==> flow/design.v <==
`timescale 1ns / 1ps
module adder(
    input wire [7:0] in1,
    input wire [7:0] in2,
    input wire sub,  
    output wire [7:0] out
    );
    reg [7:0] tmp;
    wire s0,s1,s2,s3,s4,s5,s6,s7;
    wire co0,co1,co2,co3,co4,co5,co6,co7;
    fa f0(in1[0],in2[0],1'b0,s0,co0);
    fa f1(in1[1],in2[1],co0,s1,co1);
    fa f2(in1[2],in2[2],co1,s2,co2);
    fa f3(in1[3],in2[3],co2,s3,co3);
    fa f4(in1[4],in2[4],co3,s4,co4);
    fa f5(in1[5],in2[5],co4,s5,co5);
    fa f6(in1[6],in2[6],co5,s6,co6);
    fa f7(in1[7],in2[7],co6,s7,co7);  
    assign out = {s7,s6,s5,s4,s3,s2,s1,s0} + sub;
endmodule 
module fa( input A,
       input B,
       input CIN,
       output S,
       output COUT
       );
       assign S = A^B^CIN;
       assign COUT = (A&B) | (CIN&A) | (CIN&B);
endmodule
`timescale 1ns / 1ps
module multiplier(
    input wire [7:0] in1,
    input wire [7:0] in2,
    output wire [7:0] out 
    );
    wire [8:0] A_out1, A_out2, A_out3, A_out4, A_out5, A_out6, A_out7, A_out8;
    wire [7:0] Q_out1, Q_out2, Q_out3, Q_out4, Q_out5, Q_out6, Q_out7, Q_out8;
    wire q0_1, q0_2, q0_3, q0_4, q0_5, q0_6, q0_7, q0_8; 
    Booth B1 (
        9'h000,in1,in2,1'b0,
        A_out1,Q_out1,q0_1
        );
    Booth B2 (
        A_out1,in1,Q_out1,q0_1,
        A_out2,Q_out2,q0_2
        );
    Booth B3 (
        A_out2,in1,Q_out2,q0_2,
        A_out3,Q_out3,q0_3
        );
    Booth B4 (
        A_out3,in1,Q_out3,q0_3,
        A_out4,Q_out4,q0_4
        );
    Booth B5 (
        A_out4,in1,Q_out4,q0_4,
        A_out5,Q_out5,q0_5
        );
    Booth B6 (
        A_out5,in1,Q_out5,q0_5,
        A_out6,Q_out6,q0_6
        );
    Booth B7 (
        A_out6,in1,Q_out6,q0_6,
        A_out7,Q_out7,q0_7
        );
    Booth B8 (
        A_out7,in1,Q_out7,q0_7,
        A_out8,Q_out8,q0_8
        );
    assign out = A_out8[7:0];  
endmodule
module Booth(
    input [8:0] A_in,
    input [7:0] M,
    input [7:0] Q_in,
    input  q0,
    output reg [8:0] A_out,
    output reg [7:0] Q_out,
    output reg q0_out
    );
    wire [8:0] sum, diff;
    assign sum = A_in + {M[7], M};
    assign diff = A_in - {M[7], M};
    always@(A_in,Q_in,M,q0,sum,diff)
    begin
        case({Q_in[0],q0})
            2'b00,2'b11: {A_out, Q_out, q0_out} = {A_in[8], A_in, Q_in};
            2'b01: {A_out, Q_out, q0_out} = {sum[8], sum, Q_in};
            default: {A_out, Q_out, q0_out} = {diff[8], diff, Q_in};
        endcase
    end
endmodule
`timescale 1ns / 1ps
module register(
    input wire [7:0] din,
    input wire clk,
    input wire reset,
    input wire ld,
    output reg [7:0] data
    );
    always@(posedge clk or posedge reset)
    begin
        if(reset == 1)
            data <= 0;
        else if(ld == 1)
            data <= din;
    end
endmodule
`timescale 1ns / 1ps
module controller(
    input wire clk,
    input wire reset,
    output reg [3:0] state,
    output reg [9:0] load, mul_en, add1_en, add2_en, mul_read, add1_read, add2_read  
    );
    parameter [3:0] s1 = 4'b0000,
                    s2 = 4'b0001,
                    s3 = 4'b0011,
                    s4 = 4'b0010,
                    s5 = 4'b0110,
                    s6 = 4'b0111,
                    s7 = 4'b1111,
                    s8 = 4'b1110,
                    s9 = 4'b1010,
                    s10 = 4'b1011,
                    s11 = 4'b1001,
                    s12 = 4'b1000;
    reg not_first_flag;  
    always@(posedge clk or posedge reset)
    begin
        if(reset)
            begin
                state <= s1;
                not_first_flag <= 1'b0;
            end
        else
        begin
            if(state == s3)
                not_first_flag <= 1'b1;
            case(state)
                s1: state <= s2;
                s2: state <= s3;
                s3: state <= s4;
                s4: state <= s5;
                s5: state <= s6;
                s6: state <= s7;
                s7: state <= s8;
                s8: state <= s9;
                s9: state <= s10;
                s10: state <= s11;
                s11: state <= s12;
                s12: state <= s1;
                default: state <= s1;
            endcase
        end       
    end
    always@(*)
    begin
        load = 0;
        mul_en = 0;
        add1_en = 0;
        add2_en = 0;
        mul_read = 0;
        add1_read = 0;
        add2_read = 0;
        case(state)
            s1: 
                begin
                    load = 10'b0000000001;
                    if(not_first_flag)
                    begin
                        mul_en = 0; 
                        add1_en = 10'b1000001000; 
                        add2_en = 10'b0001000100; 
                        mul_read = 0; 
                        add1_read = 10'b0000000100;
                        add2_read = 0;
                    end
                end
            s2: 
                begin
                    load = 10'b0000000010;
                    if(not_first_flag)
                    begin
                        mul_en = 0; 
                        add1_en = 0; 
                        add2_en = 10'b0010001000; 
                        mul_read = 0; 
                        add1_read = 10'b0000001000;
                        add2_read = 0;
                    end
                end
            s3:
                begin
                    load = 10'b0000000100; 
                    mul_en = 0; 
                    add1_en = 0; 
                    add2_en = 0; 
                    mul_read = 0; 
                    add1_read = 0;
                    add2_read = 0;
                end
            s4:
                begin
                    load = 10'b0000001000;
                    mul_en = 0;
                    add1_en = 0; 
                    add2_en = 0; 
                    mul_read = 0;
                    add1_read = 0;
                    add2_read = 0;
                end
            s5:
                begin
                    load = 10'b0000010000;
                    mul_en = 0;
                    add1_en = 0; 
                    add2_en = 0; 
                    mul_read = 0;
                    add1_read = 0;
                    add2_read = 0;
                end
            s6:
                begin
                    load = 10'b0000100000;
                    mul_en = 10'b0000010001;  
                    add1_en = 0; 
                    add2_en = 0; 
                    mul_read = 0;
                    add1_read = 0;
                    add2_read = 0;
                end
            s7:
                begin
                    load = 10'b0001000000;
                    mul_en = 10'b0000100010;  
                    add1_en = 0; 
                    add2_en = 0; 
                    mul_read = 10'b0000000001;  
                    add1_read = 0;
                    add2_read = 0;
                end
            s8:
                begin
                    load = 10'b0010000000;  
                    mul_en = 10'b0001000100;  
                    add1_en = 0; 
                    add2_en = 0; 
                    mul_read = 10'b0000000010;  
                    add1_read = 0;
                    add2_read = 0;
                end
            s9:
                begin
                    load = 10'b0100000000;  
                    mul_en = 10'b0010001000;  
                    add1_en = 0; 
                    add2_en = 0; 
                    mul_read = 10'b0000000100;  
                    add1_read = 0;
                    add2_read = 0;
                end
            s10:
                begin
                    load = 10'b1000000000;  
                    mul_en = 0; 
                    add1_en = 10'b0100000001; 
                    add2_en = 0; 
                    mul_read = 10'b0000001000;  
                    add1_read = 0;
                    add2_read = 0;
                end
            s11:
                begin
                    load = 10'b0100000000;  
                    mul_en = 0; 
                    add1_en = 10'b1000000010; 
                    add2_en = 10'b0000010001; 
                    mul_read = 0; 
                    add1_read = 10'b0000000001;
                    add2_read = 0;
                end
            s12:
                begin
                    load = 10'b1000000000;  
                    mul_en = 0; 
                    add1_en = 10'b0100000100; 
                    add2_en = 10'b0000100010; 
                    mul_read = 0; 
                    add1_read = 10'b0000000010;
                    add2_read = 0;
                end
            default: 
                load = 0;
        endcase
    end
endmodule
`timescale 1ns / 1ps
module datapath(
    input wire clk,
    input wire reset,
    input wire [3:0] state,
    input wire [7:0] next_in,
    input wire [9:0] load, mul_en, add1_en, add2_en, mul_read, add1_read, add2_read,  
    output wire [7:0] r1,r2,r3,r4,r5,r6,r7,r8,r9,r10,  
    output reg [7:0] f
    );
    parameter [3:0] s1 = 4'b0000,
                    s2 = 4'b0001,
                    s3 = 4'b0011,
                    s4 = 4'b0010,
                    s5 = 4'b0110,
                    s6 = 4'b0111,
                    s7 = 4'b1111,
                    s8 = 4'b1110,
                    s9 = 4'b1010,
                    s10 = 4'b1011,
                    s11 = 4'b1001,
                    s12 = 4'b1000;
    wire [7:0] sum1,sum2,prod;  
    reg [7:0] add11,add12,add21,add22,mul1,mul2;
    reg not_first_flag;  
    adder A1(add11,add12,1'b0,sum1);  
    adder A2(add21,~add22,1'b1,sum2);  
    multiplier M1(mul1,mul2,prod);
    register reg1((load[0]) ? next_in : (mul_read[0]) ? prod : (add1_read[0]) ? sum1 : (add2_read[0]) ? sum2 : 8'b0,
        clk,reset,
        load[0] || mul_read[0] || add1_read[0] || add2_read[0],
        r1);
    register reg2((load[1]) ? next_in : (mul_read[1]) ? prod : (add1_read[1]) ? sum1 : (add2_read[1]) ? sum2 : 8'b0,
        clk,reset,
        load[1] || mul_read[1] || add1_read[1] || add2_read[1],
        r2);
    register reg3((load[2]) ? next_in : (mul_read[2]) ? prod : (add1_read[2]) ? sum1 : (add2_read[2]) ? sum2 : 8'b0,
        clk,reset,
        load[2] || mul_read[2] || add1_read[2] || add2_read[2],
        r3);
    register reg4((load[3]) ? next_in : (mul_read[3]) ? prod : (add1_read[3]) ? sum1 : (add2_read[3]) ? sum2 : 8'b0,
        clk,reset,
        load[3] || mul_read[3] || add1_read[3] || add2_read[3],
        r4);
    register reg5((load[4]) ? next_in : (mul_read[4]) ? prod : (add1_read[4]) ? sum1 : (add2_read[4]) ? sum2 : 8'b0,
        clk,reset,
        load[4] || mul_read[4] || add1_read[4] || add2_read[4],
        r5);
    register reg6((load[5]) ? next_in : (mul_read[5]) ? prod : (add1_read[5]) ? sum1 : (add2_read[5]) ? sum2 : 8'b0,
        clk,reset,
        load[5] || mul_read[5] || add1_read[5] || add2_read[5],
        r6);
    register reg7((load[6]) ? next_in : (mul_read[6]) ? prod : (add1_read[6]) ? sum1 : (add2_read[6]) ? sum2 : 8'b0,
        clk,reset,
        load[6] || mul_read[6] || add1_read[6] || add2_read[6],
        r7);
    register reg8((load[7]) ? next_in : (mul_read[7]) ? prod : (add1_read[7]) ? sum1 : (add2_read[7]) ? sum2 : 8'b0,
        clk,reset,
        load[7] || mul_read[7] || add1_read[7] || add2_read[7],
        r8);
    register reg9((load[8]) ? next_in : (mul_read[8]) ? prod : (add1_read[8]) ? sum1 : (add2_read[8]) ? sum2 : 8'b0,
        clk,reset,
        load[8] || mul_read[8] || add1_read[8] || add2_read[8],
        r9);
    register reg10((load[9]) ? next_in : (mul_read[9]) ? prod : (add1_read[9]) ? sum1 : (add2_read[9]) ? sum2 : 8'b0,
        clk,reset,
        load[9] || mul_read[9] || add1_read[9] || add2_read[9],
        r10);
    always@(posedge clk or posedge reset)
    begin
        if(reset)
        begin
            f <= 0;     
            not_first_flag <= 1'b0;
        end
        else
        begin
            case(state)
                s1, s2, s3:
                    if(not_first_flag)
                        f <= sum2;
                s4:
                    not_first_flag <= 1'b1;
                s12:
                    f <= sum2;
                default: ;
            endcase
        end
    end
    always@(posedge clk)
    begin
        case(state)
            s1:
                begin
                    if(not_first_flag)
                    begin
                        add11 <= r4;
                        add12 <= r10;
                        add21 <= sum1;
                        add22 <= r7;
                    end
                end
            s2:
                begin
                    if(not_first_flag)
                    begin
                        add21 <= sum1;
                        add22 <= r8;
                    end
                end
            s6:  
                begin
                    mul1 <= r1;
                    mul2 <= r5;
                end
            s7:  
                begin
                    mul1 <= r2;
                    mul2 <= r6;
                end
            s8:  
                begin
                    mul1 <= r3;
                    mul2 <= r7;
                end
            s9:  
                begin
                    mul1 <= r4;
                    mul2 <= r8;
                end
            s10:  
                begin
                    add11 <= r1;
                    add12 <= r9;
                end
            s11:  
                begin
                    add11 <= r2;
                    add12 <= r10;
                    add21 <= sum1;
                    add22 <= r5;
                end
            s12:  
                begin
                    add11 <= r3;
                    add12 <= r9;
                    add21 <= sum1;
                    add22 <= r6;
                end
            default: ;
        endcase
    end
endmodule
`timescale 1ns / 1ps
module top(
    input wire clk,
    input wire reset,
    input wire [7:0] next_in,
    output wire [7:0] f
    );
    wire [7:0] r1,r2,r3,r4,r5,r6,r7,r8,r9,r10;  
    wire [9:0] load, mul_en, add1_en, add2_en, mul_read, add1_read, add2_read;
    wire [3:0] state;
    controller C1(
        clk,
        reset,
        state,
        load, mul_en, add1_en, add2_en, mul_read, add1_read, add2_read  
    );
    datapath DP1(
        clk,
        reset,
        state,
        next_in,
        load, mul_en, add1_en, add2_en, mul_read, add1_read, add2_read,  
        r1,r2,r3,r4,r5,r6,r7,r8,r9,r10,  
        f
    );
endmodule
# From RTL to reports: top
# The steps from the RTL of top to its reports follow in flow order.
# Line numbers count from 1 in the design file above.
# Library cell names are shortened.
# A cell with - has no value.
# inputs
design,top
clk_port,clk
cell_library,sky130hd
lib_corner,tt_025C_1v80

# After elaboration
# Counts by Yosys on the flattened word-level netlist (proc, flatten, opt, wreduce; memories kept). Register bits leave out memories and registers merged into their read ports (data or address). Print and check cells are left out. Cells with the same type and inputs are merged into one.
# Memory sizes are those after Yosys's memory passes, which may raise the word count (mostly to a power of two), join words into wider ones and drop unused or constant bits.
# bits
register_bits,138
mem_bits_ro,64
clocked_rd_ports_x_width,4
mem_count,1
in_bits,10
output_inout_bits,8
word_cells,266
# memory_table
memory,size,word_bits,rd,write_ports,line,rtl
(no name shown),16,4,1,0,141,case(state)
# op_classes
n_addsub,16
equal,29
muxes,56
logic,93
reduce_logical,52
# op_table
operator,count
8-bit 2-to-1 mux,36
18-bit parallel mux with 2-bit select,6
8-bit parallel mux with 4-bit select,4
10-bit parallel mux with 10-bit select,1
9-bit adder,7
9-bit subtractor,7
10-bit parallel mux with 4-bit select,1
1-bit AND,38
17-bit parallel mux with 2-bit select,1
8-bit parallel mux with 2-bit select,2
1-bit XOR,30
1-bit bitwise OR,24
4-bit == test (second input constant),6
8-bit parallel mux with 3-bit select,1
2-bit OR reduction,11
18-bit 2-to-1 mux,1
2-bit logical NOT,8
4-bit parallel mux with 4-bit select,1
1-bit logical OR,14
2-bit by 1-bit == test with 1-bit output (second input constant),7
2-bit == test (second input constant),7
4-bit nonzero test,3
1-bit by 8-bit subtractor with 9-bit output (first input constant),1
2-bit by 1-bit inequality test with 1-bit output (second input constant),4
2-bit AND reduction,4
4-bit by 2-bit == test with 1-bit output (second input constant),2
4-bit by 3-bit == test with 1-bit output (second input constant),2
8-bit by 1-bit adder with 8-bit output (second input constant),1
# Other operator kinds: 10; their cells: 16.

# Longest topological paths
# Longest topological path by Yosys (ltp), each cell counted once; first at word level (registers and memories cut), then after technology mapping (sequential cells cut; the memories' decode and read muxes count).
# logic_depth
word_depth,25
ABC_AREA,0
depth_mapped,55
depth_no_buf,53

# Synthesis result
# Yosys stat after the flow's synthesis: flattened, memories mapped to cells. It holds for the ABC_AREA given above (unset counts as 0); a run with the other value may have another netlist.
# by_type
cell_type,count,area_total_um2
dfrtp_1,94,2.35E+03
edfxtp_1,48,1.44E+03
mux2_2,72,810.778
ha_1,63,788.256
nand2_1,160,600.576
xnor2_1,66,578.054
a222oi_1,56,560.538
xor2_1,46,402.886
nor2_1,106,397.882
fa_1,19,380.365
a21oi_1,67,335.322
o21ai_0,51,255.245
inv_1,61,228.97
clkbuf_1,50,187.68
a21o_1,22,165.158
nor3_1,29,145.139
nand3_1,24,120.115
xnor3_1,4,90.086
# Not listed: further types 79, cells in them 248.
# synth_totals
stdcells,1286
area_um2,11787.6
seqArea_um2,3793.6
flip_flops,142
buffers,70
# The figures by module come from a second, unflattened synthesis with its own total; it is not the netlist above.
# hier_totals
cells_unflattened,1960
area_unflattened_um2,16359.4
# Each row is one instance without its submodules.
# by_module
module,n_inst,cells,mod_area_um2,mod_seq_area_um2
Booth,8,112,757.0,0.0
datapath,1,731,5572.8,1666.6
register,10,18,335.3,200.2
controller,1,102,795.8,125.1
fa,16,1,20.0,0.0
adder,2,17,128.9,0.0
multiplier,1,1,3.8,0.0
top,1,0,0.0,0.0

# Timing after synthesis
# Source: OpenSTA report_checks on the synthesized netlist (no wires, ideal clock, input and output delay 20% of the period each), path of least setup slack; recovery checks are left aside. Register names are those of the netlist, which keeps one name where synthesis merged equal registers.
# synth_timing
path_type,register to register
from,register DP1.mul1[0]
to,register DP1.reg2.data[7]
period_ps,12000
setup_time_ps,134
t_first_pin_ps,0
t_arrival_ps,11140
required_ps,11866
path_slack_ps,726
delay_ps,11274
stages,51
path_buffers,3
synth_period_reached_ps,11274
# "delay_ps" is the arrival time less input delay plus setup time.
# "stages" counts driving pins, that of a launching flip-flop among them; a cell with two outputs on the path counts twice.
# "synth_period_reached_ps" is the clock period less the worst setup slack; recovery checks do not enter. This is arithmetic on one report: input and output delays are still those of the set period (20% each).
# The rows between start and end are the longest chain of elaborated cells between them; the timing report does not say that the signal goes this way. Where chains are equally long, one stands for them.
# Each line given opens the expression or statement behind the cell; cells for indexed reads and writes are added by Yosys, which also makes memories of some case tables.
# At most two assigning lines are given for a register; there are more.
# synth_via
cell_sequence,edfxtp_1 clkbuf_1 inv_1 ha_1 buf_2 nor3b_2 buf_6 mux2i_2 ha_1 a21o_1 a31o_2 xnor2_1 o21ai_0 ha_1 a21oi_1 nand3b_1 or4_1 a221o_1 [... 15 more ...] o21ai_0 o31a_1 ha_1 nor3_1 a21oi_1 a21boi_0 a311oi_1 xor2_1 ha_1 or3b_2 mux4_2 nand2_1 ha_1 a21o_1 a31oi_1 mux2i_1 xor2_1 o21ai_1
elab_chain_cells,18
cells_between,25
cone_lines,4
cone_classes,add/sub: 15; mux: 10
# synth_rtl
element,line,rtl
"start, declared",322,"reg [7:0] add11,add12,add21,add22,mul1,mul2;"
"start, assigned",411,mul1 <= r1;
"start, assigned",416,mul1 <= r2;
1-bit by 8-bit subtractor with 9-bit output,84,"assign diff = A_in - {M[7], M};"
18-bit 2-to-1 mux,87,"case({Q_in[0],q0})"
9-bit subtractor,84,
18-bit parallel mux with 2-bit select,87,
9-bit subtractor,84,
18-bit parallel mux with 2-bit select,87,
9-bit subtractor,84,
[... 3 more ...],-,
9-bit subtractor,84,
18-bit parallel mux with 2-bit select,87,
9-bit subtractor,84,
18-bit parallel mux with 2-bit select,87,
9-bit subtractor,84,
17-bit parallel mux with 2-bit select,87,
8-bit 2-to-1 mux (2 in a row),331,register reg2((load[1]) ? next_in : (mul_read[1]) ? prod : (add1_read[1]) ? sum1 : (add2_read[1]) ? sum2 : 8'b ...
"end, assigned",105,data <= 0;
"end, assigned",107,data <= din;
"end, declared",100,output reg [7:0] data

# Timing after layout
# From the final timing report of run C: the path of least setup slack in the routed layout; clock arrival at registers is part of the times.
# The report prints the path's times to 10 ps; the period is as set.
# layout_timing
path_type,register to register
from,register DP1.mul1[0]
to,register DP1.reg4.data[7]
period_ps,11600
setup_time_ps,120
t_first_pin_ps,420
t_arrival_ps,11790
required_ps,11890
path_slack_ps,100
stages,46
path_buffers,2
# The rows between start and end are the longest chain of elaborated cells between them; the timing report does not say that the signal goes this way. Where chains are equally long, one stands for them.
# At most two assigning lines are given for a register; there are more.
# layout_via
cell_sequence,edfxtp_1 buf_4 buf_4 or4_4 and3_1 ha_1 a31o_2 xnor2_1 o21ai_0 ha_1 a21oi_1 nand3b_1 or4_1 a221o_1 and3_1 o31a_1 or3_1 and3_1 [... 10 more ...] o21ai_0 o31a_1 ha_4 a21o_1 a21oi_1 a21boi_1 a311oi_1 xor2_1 ha_1 or3b_2 mux4_2 nand2_2 ha_1 a21o_1 a31oi_1 mux2i_1 xor2_2 o21ai_1
elab_chain_cells,18
cells_between,25
cone_lines,4
cone_classes,add/sub: 15; mux: 10
# layout_rtl
element,line,rtl
"start, declared",322,"reg [7:0] add11,add12,add21,add22,mul1,mul2;"
"start, assigned",411,mul1 <= r1;
"start, assigned",416,mul1 <= r2;
1-bit by 8-bit subtractor with 9-bit output,84,"assign diff = A_in - {M[7], M};"
18-bit 2-to-1 mux,87,"case({Q_in[0],q0})"
9-bit subtractor,84,
18-bit parallel mux with 2-bit select,87,
9-bit subtractor,84,
18-bit parallel mux with 2-bit select,87,
9-bit subtractor,84,
[... 3 more ...],-,
9-bit subtractor,84,
18-bit parallel mux with 2-bit select,87,
9-bit subtractor,84,
18-bit parallel mux with 2-bit select,87,
9-bit subtractor,84,
17-bit parallel mux with 2-bit select,87,
8-bit 2-to-1 mux (2 in a row),339,register reg4((load[3]) ? next_in : (mul_read[3]) ? prod : (add1_read[3]) ? sum1 : (add2_read[3]) ? sum2 : 8'b ...
"end, assigned",105,data <= 0;
"end, assigned",107,data <= din;
"end, declared",100,output reg [7:0] data

# 3 stored runs of top in the flow (synthesis by Yosys, layout by OpenROAD, sky130hd cells), in arbitrary order. Constraints: input delay and output delay 20% of the set period each, output load 0.01 pF.
# "achievedPeriod_ps" means the clock period less the worst setup slack. The figure is calculated, with input and output delays left at 20% of the set period.
# "worst_setup_path_time_ps": the worst setup path's part of the clock period (all of it between registers, 20% less for each end at a port) less its slack. A launch clock that arrives late makes it longer, a capture clock that arrives late makes it shorter.
# By "totalPower_mw" is meant OpenSTA's value without simulated activity: inputs other than the clock are taken to toggle once in ten clock periods, and the tool carries that through the logic.
# "worst_setup_path_time_ps" is given in steps of 10 ps.
# Among the settings, -- means not set for that run.
# A result given as -- is not shown for that run.
run name,ABC_AREA,CAP_MARGIN,CELL_PAD_IN_SITES_DETAIL_PLACEMENT,CORE_MARGIN,CORE_UTILIZATION,CTS_CLUSTER_DIAMETER,GPL_ROUTABILITY_DRIVEN,MAX_ROUTING_LAYER,MIN_ROUTING_LAYER,SLEW_MARGIN,period_ns,SETUP_SLACK_MARGIN,ys_area_um2,dieArea_um2,finish.stdcell_area_um2,post_route_util_frac,fin_ws_ps,final_setup_tns_ps,hold_worst_slack_ps,totalPower_mw,achievedPeriod_ps,worst_setup_path_time_ps,timing.worst_path_kind
run A,1,5,1,8,64,86,0,met4,met2,10,10.9,--,--,--,--,--,--,--,--,--,--,--,--
run B,0,15,2,4,64,86,0,met4,met2,30,13.6,--,--,--,--,--,--,--,--,--,--,--,--
run C,--,20,--,2,40,--,--,--,--,20,11.6,-0.42,11787.6,30858.2,13128.8,0.455,99,0,502,1.648,11501,11500,register to register
# Run A: no results, placement failed with DPL-0033
# Run B: no results, placement failed with DPL-0033
